==> flow/design.v <==
module testpc(
	clock,   
	reset,   
	pc,   
	instruction,   
	mem_data,   
	mem_addr,   
	mem_wdata,   
	mwrite_enable,
	mread_enable,
	regwrite_enable,   
	write_addr,   
	reg_write_data   
	);
	input clock, reset;
	input [15:0] instruction, mem_data;
	output [15:0] pc, mem_addr, mem_wdata;
	output [15:0] reg_write_data;
	output mwrite_enable, mread_enable, regwrite_enable;
	output [2:0] write_addr;
	reg [15:0] pc, read_data1, read_data2, ext_imm_data, alu_result;
	reg [15:0] reg_write_data;
	reg [15:0] jump_addr, branch_addr;
	reg [15:0] mwrite_addr, mread_addr;
	reg [6:0] imm_data;
	reg [2:0] read_addr1, read_addr2, write_addr;
	reg [1:0] result_sel;
	reg regwrite_enable, func_sel, imm_sel, mwrite_enable;
	reg mread_enable, memtoreg_sel, jump_enable, branch_enable;
	reg [15:0] reg_table[0:7];
	reg [15:0] c, temp;
	reg c1, c2, s1;
	wire [15:0] b1;
	wire [15:0] and_result, not_result;
	assign mem_addr = alu_result;
	assign mem_wdata = read_data2;
	always@(posedge clock or negedge reset)
	begin
		if(reset == 1'b0)
			pc <= 16'b0000000000000000;
		else if(branch_enable == 1'b1)
		begin
			if(alu_result == 0)
				pc <= pc + branch_addr;
			else
				pc <= pc + 16'b0000000000000001;
		end
		else if(jump_enable == 1'b1)
			pc <= 16'b0000000000000000 + jump_addr;
		else
			pc <= pc + 16'b0000000000000001;
	end
	always@(instruction)
	begin
		begin
			if(instruction[15:13] == 3'b001 && instruction[3:0] <= 4'b0010)   
			begin
				if(instruction[3:0] == 4'b0000)   
				begin
					read_addr1 = instruction[12:10]; 
					read_addr2 = instruction[9:7];  
					write_addr = instruction[6:4];  
					imm_data = 7'b0000000;
					mwrite_addr = 16'b0000000000000000;
					mread_addr = 16'b0000000000000000;
					jump_addr = 16'b0000000000000000;
					branch_addr = 16'b0000000000000000;
					regwrite_enable = 1'b1;
					func_sel = 1'b0;
					result_sel = 2'b00;
					imm_sel = 1'b0;
					mwrite_enable = 1'b0;
					mread_enable = 1'b0;
					memtoreg_sel = 1'b0;
					jump_enable = 1'b0;
					branch_enable = 1'b0;
				end
				else if(instruction[3:0] == 4'b0001)   
				begin
					read_addr1 = instruction[12:10];  
					read_addr2 = instruction[9:7];  
					write_addr = instruction[6:4];  
					imm_data = 7'b0000000;
					mwrite_addr = 16'b0000000000000000;
					mread_addr = 16'b0000000000000000;
					jump_addr = 16'b0000000000000000;
					branch_addr = 16'b0000000000000000;
					regwrite_enable = 1'b1;
					func_sel = 1'b0;
					result_sel = 2'b10;
					imm_sel = 1'b0;
					mwrite_enable = 1'b0;
					mread_enable = 1'b0;
					memtoreg_sel = 1'b0;
					jump_enable = 1'b0;
					branch_enable =	1'b0;		
				end
				else   
				begin
					read_addr1 = instruction[12:10];  
					read_addr2 = instruction[9:7];  
					write_addr = instruction[6:4];  
					imm_data = 7'b0000000;
					mwrite_addr = 16'b0000000000000000;
					mread_addr = 16'b0000000000000000;
					jump_addr = 16'b0000000000000000;
					branch_addr = 16'b0000000000000000;
					regwrite_enable = 1'b1;
					func_sel = 1'b0;
					result_sel = 2'b11;
					imm_sel = 1'b0;
					mwrite_enable = 1'b0;
					mread_enable = 1'b0;
					memtoreg_sel = 1'b0;
					jump_enable = 1'b0;
					branch_enable =	1'b0;		
				end
			end
			else if(instruction[15:13] == 3'b011)   
			begin
				read_addr1 = instruction[12:10];  
				read_addr2 = 3'b000; 
				write_addr = instruction[9:7];  
				imm_data = instruction[6:0];  
				mwrite_addr = 16'b0000000000000000;
				mread_addr = 16'b0000000000000000;
				jump_addr = 16'b0000000000000000;
				branch_addr = 16'b0000000000000000;
				regwrite_enable = 1'b1;
				func_sel = 1'b0;
				result_sel = 2'b00;
				imm_sel = 1'b1;
				mwrite_enable = 1'b0;
				mread_enable = 1'b0;
				memtoreg_sel = 1'b0;
				jump_enable = 1'b0;
				branch_enable =	1'b0;	
			end
			else if(instruction[15:13] == 3'b100)   
			begin
				read_addr1 = instruction[12:10]; 
				read_addr2 = 3'b000;  
				write_addr = instruction[9:7]; 
				imm_data = instruction[6:0];  
				mwrite_addr = 16'b0000000000000000;
				mread_addr = instruction[12:10];
				jump_addr = 16'b0000000000000000;
				branch_addr = 16'b0000000000000000;
				regwrite_enable = 1'b1;
				func_sel = 1'b0;
				result_sel = 2'b00;
				imm_sel = 1'b1;
				mwrite_enable = 1'b0;
				mread_enable = 1'b1;
				memtoreg_sel = 1'b1;
				jump_enable = 1'b0;
				branch_enable =	1'b0;	
			end
			else if(instruction[15:13] == 3'b101)   
			begin
				read_addr1 = instruction[12:10]; 
				read_addr2 = instruction[9:7];
				write_addr = 3'b000;
				imm_data = instruction[6:0]; 
				mwrite_addr = instruction[9:7]; 
				mread_addr = 16'b0000000000000000;
				jump_addr = 16'b0000000000000000;
				branch_addr = 16'b0000000000000000;
				regwrite_enable = 1'b0;
				func_sel = 1'b0;
				result_sel = 2'b00;
				imm_sel = 1'b1;
				mwrite_enable = 1'b1;
				mread_enable = 1'b0;
				memtoreg_sel = 1'b0;
				jump_enable = 1'b0;
				branch_enable =	1'b0;	
			end
			else if(instruction[15:13] == 3'b110)   
			begin
				read_addr1 = instruction[12:10]; 
				read_addr2 = instruction[9:7]; 
				write_addr = 3'b000;
				imm_data = instruction[6:0]; 
				mwrite_addr = 16'b0000000000000000;
				mread_addr = 16'b0000000000000000;
				jump_addr = 16'b0000000000000000;
				branch_addr = instruction[6:0];
				regwrite_enable = 1'b0;
				func_sel = 1'b1;
				result_sel = 2'b00;
				imm_sel = 1'b0;
				mwrite_enable = 1'b0;
				mread_enable = 1'b0;
				memtoreg_sel = 1'b0;
				jump_enable = 1'b0;
				branch_enable =	1'b1;	
			end
			else if(instruction[15:13] == 3'b111)   
			begin
				read_addr1 = 3'b000;
				read_addr2 = 3'b000; 
				write_addr = 3'b000;
				imm_data = 7'b0000000;
				mwrite_addr = 16'b0000000000000000;
				mread_addr = 16'b0000000000000000;
				jump_addr = instruction[12:0];   
				branch_addr = 16'b0000000000000000;
				regwrite_enable = 1'b0;
				func_sel = 1'b0;
				result_sel = 2'b00;
				imm_sel = 1'b0;
				mwrite_enable = 1'b0;
				mread_enable = 1'b0;
				memtoreg_sel = 1'b0;
				jump_enable = 1'b1;
				branch_enable = 1'b0;	
			end
			else   
			begin
				read_addr1 = 3'b000;
				read_addr2 = 3'b000;
				write_addr = 3'b000;
				imm_data = 7'b0000000;
				mwrite_addr = 16'b0000000000000000;
				mread_addr = 16'b0000000000000000;
				jump_addr = 16'b0000000000000000;
				branch_addr = 16'b0000000000000000;
				regwrite_enable = 1'b0;
				func_sel = 1'b0;
				result_sel = 2'b00;
				imm_sel = 1'b0;
				mwrite_enable = 1'b0;
				mread_enable = 1'b0;
				memtoreg_sel = 1'b0;
				jump_enable = 1'b0;
				branch_enable =	1'b0;	
			end
		end
	end
	always@(alu_result, mem_data, memtoreg_sel)
	begin
		if(memtoreg_sel == 1'b1)
			reg_write_data = mem_data;
		else
			reg_write_data = alu_result;
	end
	always@(posedge clock or negedge reset)
	begin
		if(reset == 1'b0)   
		begin
			reg_table[0] <= 16'b0000000000000000;
			reg_table[1] <= 16'b0000000000000000;
			reg_table[2] <= 16'b0000000000000000;
			reg_table[3] <= 16'b0000000000000000;
			reg_table[4] <= 16'b0000000000000000;
			reg_table[5] <= 16'b0000000000000000;
			reg_table[6] <= 16'b0000000000000000;
			reg_table[7] <= 16'b0000000000000000;
		end
		else if(regwrite_enable == 1'b1)
			reg_table[write_addr] <= reg_write_data;
	end
	always@(*)
	begin
		read_data1 = reg_table[read_addr1];
		read_data2 = reg_table[read_addr2];
	end
	reg [15:0] mux_data;
	reg [15:0] adder_result;	
	always@(imm_data)
	begin
		if(imm_data[6] == 1'b1)
			ext_imm_data = 16'b1111111110000000 + imm_data;
		else
			ext_imm_data = 16'b0000000000000000 + imm_data;
	end
	always@(read_data2, ext_imm_data, imm_sel)
	begin
		if(imm_sel == 1'b0)
			mux_data = read_data2;
		else
			mux_data = ext_imm_data;
	end
	always@(mux_data, b1, func_sel)
	case(func_sel)
		1'b0 : temp = mux_data;
		1'b1 : temp = ~mux_data + 1;
	endcase
	assign b1 = temp;
	always@(*)
	begin
	adder_result[0] = read_data1[0] ^ b1[0];
	c[0] = read_data1[0] & b1[0];	
	s1 = b1[1] ^ c[0];
	c1 = b1[1] & c[0];
	adder_result[1] = read_data1[1] ^ s1;
	c2 = read_data1[1] & s1;
	c[1] = c1 | c2;
	s1 = b1[2] ^ c[1];
	c1 = b1[2] & c[1];
	adder_result[2] = read_data1[2] ^ s1;
	c2 = read_data1[2] & s1;
	c[2] = c1 | c2;	
	s1 = b1[3] ^ c[2];
	c1 = b1[3] & c[2];
	adder_result[3] = read_data1[3] ^ s1;
	c2 = read_data1[3] & s1;
	c[3] = c1 | c2;
	s1 = b1[4] ^ c[3];
	c1 = b1[4] & c[3];
	adder_result[4] = read_data1[4] ^ s1;
	c2 = read_data1[4] & s1;
	c[4] = c1 | c2;
	s1 = b1[5] ^ c[4];
	c1 = b1[5] & c[4];
	adder_result[5] = read_data1[5] ^ s1;
	c2 = read_data1[5] & s1;
	c[5] = c1 | c2;
	s1 = b1[6] ^ c[5];
	c1 = b1[6] & c[5];
	adder_result[6] = read_data1[6] ^ s1;
	c2 = read_data1[6] & s1;
	c[6] = c1 | c2;
	s1 = b1[7] ^ c[6];
	c1 = b1[7] & c[6];
	adder_result[7] = read_data1[7] ^ s1;
	c2 = read_data1[7] & s1;
	c[7] = c1 | c2;
	s1 = b1[8] ^ c[7];
	c1 = b1[8] & c[7];
	adder_result[8] = read_data1[8] ^ s1;
	c2 = read_data1[8] & s1;
	c[8] = c1 | c2;
	s1 = b1[9] ^ c[8];
	c1 = b1[9] & c[8];
	adder_result[9] = read_data1[9] ^ s1;
	c2 = read_data1[9] & s1;
	c[9] = c1 | c2;
	s1 = b1[10] ^ c[9];
	c1 = b1[10] & c[9];
	adder_result[10] = read_data1[10] ^ s1;
	c2 = read_data1[10] & s1;
	c[10] = c1 | c2;
	s1 = b1[11] ^ c[10];
	c1 = b1[11] & c[10];
	adder_result[11] = read_data1[11] ^ s1;
	c2 = read_data1[11] & s1;
	c[11] = c1 | c2;
	s1 = b1[12] ^ c[11];
	c1 = b1[12] & c[11];
	adder_result[12] = read_data1[12] ^ s1;
	c2 = read_data1[12] & s1;
	c[12] = c1 | c2;
	s1 = b1[13] ^ c[12];
	c1 = b1[13] & c[12];
	adder_result[13] = read_data1[13] ^ s1;
	c2 = read_data1[13] & s1;
	c[13] = c1 | c2;
	s1 = b1[14] ^ c[13];
	c1 = b1[14] & c[13];
	adder_result[14] = read_data1[14] ^ s1;
	c2 = read_data1[14] & s1;
	c[14] = c1 | c2;
	s1 = b1[15] ^ c[14];
	c1 = b1[15] & c[14];
	adder_result[15] = read_data1[15] ^ s1;
	c2 = read_data1[15] & s1;
	c[15] = c1 | c2;
	end
	assign and_result = read_data1 & mux_data;
	assign not_result = ~read_data1 + mux_data;
	always@(adder_result, and_result, not_result, result_sel)
	case(result_sel)
		2'b00 : alu_result = adder_result;
		2'b01 : 
		begin
			if(adder_result >= 0)
				alu_result = 8'b00000000;
			else
				alu_result = 8'b00000001;
		end
		2'b10 : alu_result = and_result;
		2'b11 : alu_result = not_result;
	endcase
endmodule
# Step by step through the tools: testpc
# What the tools print for testpc, step after step.
# Lines are those of the file above, counted from 1.
# Library cell names are shortened.
# Not given: -
dict set report design {
  design {testpc}
  clock_port {clock}
  library {sky130hd}
  pvt_corner {tt_025C_1v80}
}

# Word-level counts
# Yosys after proc, flatten, opt, wreduce and memory -nomap, before mapping. Print and check cells are not counted.
dict set report word_totals {
  regBits 144
  inputBits 34
  output_inout_bits 70
}
dict set report op_classes {
  addsub 5
  n_eq 31
  n_logic 78
  reduce_and_logical 15
  n_cmp 2
  mux 66
}
# operator count
set ops {}
lappend ops {{16-bit parallel mux with 8-bit select} 2}
lappend ops {{16-bit two-way mux} 6}
lappend ops {{13-bit two-way mux} 6}
lappend ops {{7-bit two-way mux} 10}
lappend ops {{16-bit parallel mux with 4-bit select} 1}
lappend ops {{3-bit equality test with constant B} 16}
lappend ops {{3-bit two-way mux} 13}
lappend ops {{16-bit by 1-bit adder with 16-bit output with constant B} 2}
lappend ops {{16-bit adder} 2}
lappend ops {{16-bit inverter} 2}
lappend ops {{16-bit parallel mux with 2-bit select} 1}
lappend ops {{1-bit XOR} 31}
lappend ops {{1-bit AND} 29}
lappend ops {{1-bit two-way mux} 25}
lappend ops {{3-bit by 2-bit equality test with 1-bit output with constant B} 7}
lappend ops {{16-bit by 1-bit >= comparator with 1-bit output with constant B} 1}
lappend ops {{16-bit AND} 1}
lappend ops {{16-bit by 7-bit adder with 16-bit output with constant A} 1}
lappend ops {{16-bit logical NOT} 1}
lappend ops {{2-bit AND reduction} 8}
lappend ops {{1-bit OR} 14}
lappend ops {{3-bit by 1-bit equality test with 1-bit output with constant B} 4}
lappend ops {{3-bit logical NOT} 3}
lappend ops {{2-bit equality test with constant B} 2}
lappend ops {{4-bit by 1-bit equality test with 1-bit output with constant B} 1}
lappend ops {{4-bit by 2-bit <= comparator with 1-bit output with constant B} 1}
lappend ops {{4-bit logical NOT} 1}
lappend ops {{2-bit two-way mux} 2}
# Other operator kinds: 4; their cells: 4.

# Logic depth
# Depth = most cells in a row (Yosys ltp): at word level without a register or memory, in the mapped netlist without a sequential cell, where the memories' decode and read muxes count.
dict set report depth {
  ltp_word 63
  abc_area 0
  ltp_mapped 36
}

# Synthesis result
# Source: synth_stat.txt of the flow (Yosys; design flattened, memories mapped). It holds for the ABC_AREA given above (unset counts as 0); a run with the other value may have another netlist.
# Totals and module areas in this step are rounded.
# cell count type_area_um2
set types {}
lappend types {dfrtp_1 144 3.6E+03}
lappend types {mux2_2 59 664.387}
lappend types {o21ai_0 108 540.518}
lappend types {nand2_1 143 536.765}
lappend types {ha_1 40 500.48}
lappend types {a21oi_1 93 465.446}
lappend types {nor2_1 119 446.678}
lappend types {mux2i_1 35 350.336}
lappend types {fa_1 16 320.307}
lappend types {a22oi_1 34 255.245}
lappend types {inv_1 68 255.245}
lappend types {clkbuf_1 64 240.23}
lappend types {xnor2_1 21 183.926}
lappend types {a2111o_1 13 146.39}
lappend types {a221oi_1 16 140.134}
lappend types {a22o_1 16 140.134}
lappend types {and2_1 21 131.376}
lappend types {xor2_1 15 131.376}
# Not listed: further types 52, cells in them 262.
dict set report synth_totals {
  cells 1287
  area_um2 10950
  ffs 144
  buf_cells 79
  seq_area_um2 3603
}

# Worst setup path after synthesis
# Path of least setup slack by OpenSTA after synthesis, without wires, with an ideal clock, recovery checks aside; 20% of the period is set as input and as output delay. Where synthesis merged equal registers, the netlist keeps one of their names.
dict set report synth_timing {
  path_kind {input -> output}
  startpoint {in instruction[9]}
  endpoint {out reg_write_data[15]}
  delay_ns 8.906
  tclk_ns 16.0
  driving_pins 33
  arrival_time_ns 12.106
  setup_slack_ns 0.694
  path_buffers 3
  in_delay_ns 3.200
  synth_period_reached_ns 15.306
}
# "delay_ns" = arrival - input delay + setup time.
# A path that ends at an output port has no setup time.
# "driving_pins": output pins that drive a net of the path, with the launching flip-flop's if there is one; two outputs of one cell count as two.
# "synth_period_reached_ns" is the clock period less the worst setup slack; recovery checks do not enter. This is arithmetic on one report: input and output delays are still those of the set period (20% each).
dict set report synth_via {
  cell_sequence {clkbuf_1 buf_1 clkbuf_1 a21oi_1 a211o_1 a31oi_1 nand2_1 nand2_1 inv_1 ha_1 mux2i_1 fa_1 fa_1 fa_1 inv_1 fa_1 fa_1 fa_1 fa_1 fa_1 fa_1 fa_1 fa_1 fa_1 fa_1 fa_1 xor2_1 xor2_1 nor2_1 mux2i_1 and2_1 mux2i_1 inv_1}
  cells_between 81
  cone_lines 72
  cone_classes {add/sub: 2; eq/ne: 7; mux: 10; logic: 61; reduce/logical: 1}
}
# item line
set synth_rtl {}
lappend synth_rtl {{start: declaration} 16} ;# input [15:0] instruction, mem_data;
lappend synth_rtl {{end: declaration} 18} ;# output [15:0] reg_write_data;
# No chain of elaborated cells between the ends is given.
# Some nets on the timed path still bear RTL names; the line given drives or declares the net.
# net line
set synth_nets {}
lappend synth_nets {mem_wdata[1] 267} ;# read_data2 = reg_table[read_addr2];
lappend synth_nets {mem_addr[15] 374} ;# case(result_sel)

# Path in the finished layout
# Path of least setup slack in the final report of flow run 1 (OpenROAD, finished layout, wires in). Where an end is a register, its clock arrival counts in the times.
dict set report layout_timing {
  path_kind {input -> output}
  startpoint {in instruction[13]}
  endpoint {out mem_addr[15]}
  tclk_ns 15.4
  in_delay_ns 3.08
  driving_pins 31
  setup_slack_ns 0.34
  path_buffers 4
  arrival_time_ns 11.98
}
# The rows between start and end are the longest chain of elaborated cells between them; the timing report does not say that the signal goes this way. Where chains are equally long, one stands for them.
# A line is the first line of the expression or statement that the cell stems from. Yosys adds cells for indexed reads and writes and turns some case tables into memories.
dict set report layout_via {
  cell_sequence {clkdlybuf4s50_1 or4b_4 buf_4 o2bb2ai_4 o21ai_1 o32a_1 mux2i_2 ha_1 mux2i_2 fa_2 fa_2 fa_1 inv_1 fa_2 fa_2 fa_1 fa_2 fa_2 fa_2 fa_2 fa_2 fa_2 fa_2 fa_1 xor2_1 xor2_1 nor2_1 mux2i_1 and2_4 buf_4 clkdlybuf4s50_1}
  elab_chain_cells 58
  cells_between 123
  cone_lines 74
  cone_classes {add/sub: 3; eq/ne: 22; mux: 31; logic: 63; reduce/logical: 4}
}
# item line
set layout_rtl {}
lappend layout_rtl {{start: declaration} 16} ;# input [15:0] instruction, mem_data;
lappend layout_rtl {{3-bit equality test} 179} ;# else if(instruction[15:13] == 3'b110)
lappend layout_rtl {{7-bit two-way mux} 179}
lappend layout_rtl {{7-bit two-way mux} 159} ;# else if(instruction[15:13] == 3'b101)
lappend layout_rtl {{7-bit two-way mux} 139} ;# else if(instruction[15:13] == 3'b100)
lappend layout_rtl {{7-bit two-way mux} 119} ;# else if(instruction[15:13] == 3'b011)
lappend layout_rtl {{7-bit two-way mux} 56} ;# if(instruction[15:13] == 3'b001 && instruction[3:0] <= 4'b0010)
lappend layout_rtl {{16-bit by 7-bit adder with 16-bit output} 274} ;# ext_imm_data = 16'b1111111110000000 + imm_data;
lappend layout_rtl {{(+44 left out)} -}
lappend layout_rtl {{1-bit OR} 359} ;# c[13] = c1 | c2;
lappend layout_rtl {{1-bit XOR} 360} ;# s1 = b1[14] ^ c[13];
lappend layout_rtl {{1-bit AND} 363} ;# c2 = read_data1[14] & s1;
lappend layout_rtl {{1-bit OR} 364} ;# c[14] = c1 | c2;
lappend layout_rtl {{1-bit XOR} 365} ;# s1 = b1[15] ^ c[14];
lappend layout_rtl {{1-bit XOR} 367} ;# adder_result[15] = read_data1[15] ^ s1;
lappend layout_rtl {{16-bit parallel mux with 4-bit select} 374} ;# case(result_sel)
lappend layout_rtl {{end: declaration} 17} ;# output [15:0] pc, mem_addr, mem_wdata;

Subject: testpc on sky130hd, stored results

Hello all,

Record of 3 stored runs of the RTL-to-layout flow on testpc, platform sky130hd. The runs are unordered. Constraints: input delay and output delay 20% of the set period each, output load 0.01 pF.
"achieved_clock_period_ns" means the clock period less the worst setup slack. The figure is calculated, with input and output delays left at 20% of the set period.
By "critical_path_time_ns" is meant the share of the clock period that the worst setup path is allowed (20% is reserved at inputs, 20% at outputs), minus its slack. Clock arrival times at its registers enter into it.
"total_power_mw": no workload was simulated; the value follows from the tool's default switching activity.
The measured numbers are rounded.

# flow run 1
==> flow/run.sh <==
#!/bin/bash
# the make line also repeats the synthesis and layout settings of config.mk as NAME=value (left out here)
make -C /OpenROAD-flow-scripts/flow DESIGN_CONFIG=/design/flow/config.mk WORK_HOME=/design/flow/orfs CLKGATE_MAP_FILE= finish
==> flow/config.mk <==
export PLATFORM = sky130hd
export DESIGN_NAME = testpc
export DESIGN_NICKNAME = testpc
export VERILOG_FILES = /design/flow/design.v
export SDC_FILE = /design/flow/constraint.sdc
export NUM_CORES = 4
export LEC_CHECK = 0
export CAP_MARGIN = 20
export CORE_MARGIN = 2
export CORE_UTILIZATION = 40
export SLEW_MARGIN = 20
==> flow/constraint.sdc <==
create_clock -name core_clock -period 15.4 [get_ports {clock}]
set_input_delay 3.0800 -clock core_clock [delete_from_list [all_inputs] [get_ports {clock}]]
set_output_delay 3.0800 -clock core_clock [all_outputs]
set_load 0.01 [all_outputs]

==> flow run 1: results <==
total_power_mw=2.796
critical_path_time_ns=8.90
worstPathKind="input -> output"
design_die_area_um2=28710
tns_setup_ns=0.000
achieved_clock_period_ns=15.055
synth_chip_area_um2=10950
layout_utilization_frac=0.504
finish.stdcell_area_um2=13580
hold_ws_ns=0.512
setup_ws_ns=0.345

# flow run 2
==> flow/run.sh <==
#!/bin/bash
# the make line also repeats the synthesis and layout settings of config.mk as NAME=value (left out here)
make -C /OpenROAD-flow-scripts/flow DESIGN_CONFIG=/design/flow/config.mk WORK_HOME=/design/flow/orfs CLKGATE_MAP_FILE= finish
==> flow/config.mk <==
export PLATFORM = sky130hd
export DESIGN_NAME = testpc
export DESIGN_NICKNAME = testpc
export VERILOG_FILES = /design/flow/design.v
export SDC_FILE = /design/flow/constraint.sdc
export NUM_CORES = 4
export LEC_CHECK = 0
export ABC_AREA = 0
export CAP_MARGIN = 0
export CORE_ASPECT_RATIO = 1.11
export CORE_MARGIN = 2
export CORE_UTILIZATION = 36
export CTS_CLUSTER_SIZE = 19
export MIN_ROUTING_LAYER = met2
export PLACE_DENSITY = 0.49
export SLEW_MARGIN = 20
==> flow/constraint.sdc <==
create_clock -name core_clock -period 21.4 [get_ports {clock}]
set_input_delay 4.2800 -clock core_clock [delete_from_list [all_inputs] [get_ports {clock}]]
set_output_delay 4.2800 -clock core_clock [all_outputs]
set_load 0.01 [all_outputs]

==> flow run 2: results <==
total_power_mw=2.049
critical_path_time_ns=10.64
worstPathKind="input -> output"
design_die_area_um2=31820
tns_setup_ns=0.000
achieved_clock_period_ns=19.200
synth_chip_area_um2=10950
layout_utilization_frac=0.437
finish.stdcell_area_um2=13160
hold_ws_ns=0.515
setup_ws_ns=2.200

# flow run 3
==> flow/run.sh <==
#!/bin/bash
# the make line also repeats the synthesis and layout settings of config.mk as NAME=value (left out here)
make -C /OpenROAD-flow-scripts/flow DESIGN_CONFIG=/design/flow/config.mk WORK_HOME=/design/flow/orfs CLKGATE_MAP_FILE= finish
==> flow/config.mk <==
export PLATFORM = sky130hd
export DESIGN_NAME = testpc
export DESIGN_NICKNAME = testpc
export VERILOG_FILES = /design/flow/design.v
export SDC_FILE = /design/flow/constraint.sdc
export NUM_CORES = 4
export LEC_CHECK = 0
export CAP_MARGIN = 0
export CORE_ASPECT_RATIO = 0.53
export CORE_MARGIN = 2
export CORE_UTILIZATION = 26
export CTS_CLUSTER_SIZE = 19
export GPL_TIMING_DRIVEN = 0
export SLEW_MARGIN = 20
export TNS_END_PERCENT = 40
==> flow/constraint.sdc <==
create_clock -name core_clock -period 16.0 [get_ports {clock}]
set_input_delay 3.2000 -clock core_clock [delete_from_list [all_inputs] [get_ports {clock}]]
set_output_delay 3.2000 -clock core_clock [all_outputs]
set_load 0.01 [all_outputs]

==> flow run 3: results <==
total_power_mw=2.683
critical_path_time_ns=9.24
worstPathKind="input -> output"
design_die_area_um2=43850
tns_setup_ns=0.000
achieved_clock_period_ns=15.635
synth_chip_area_um2=10950
layout_utilization_frac=0.33
finish.stdcell_area_um2=13630
hold_ws_ns=0.506
setup_ws_ns=0.365

Thanks
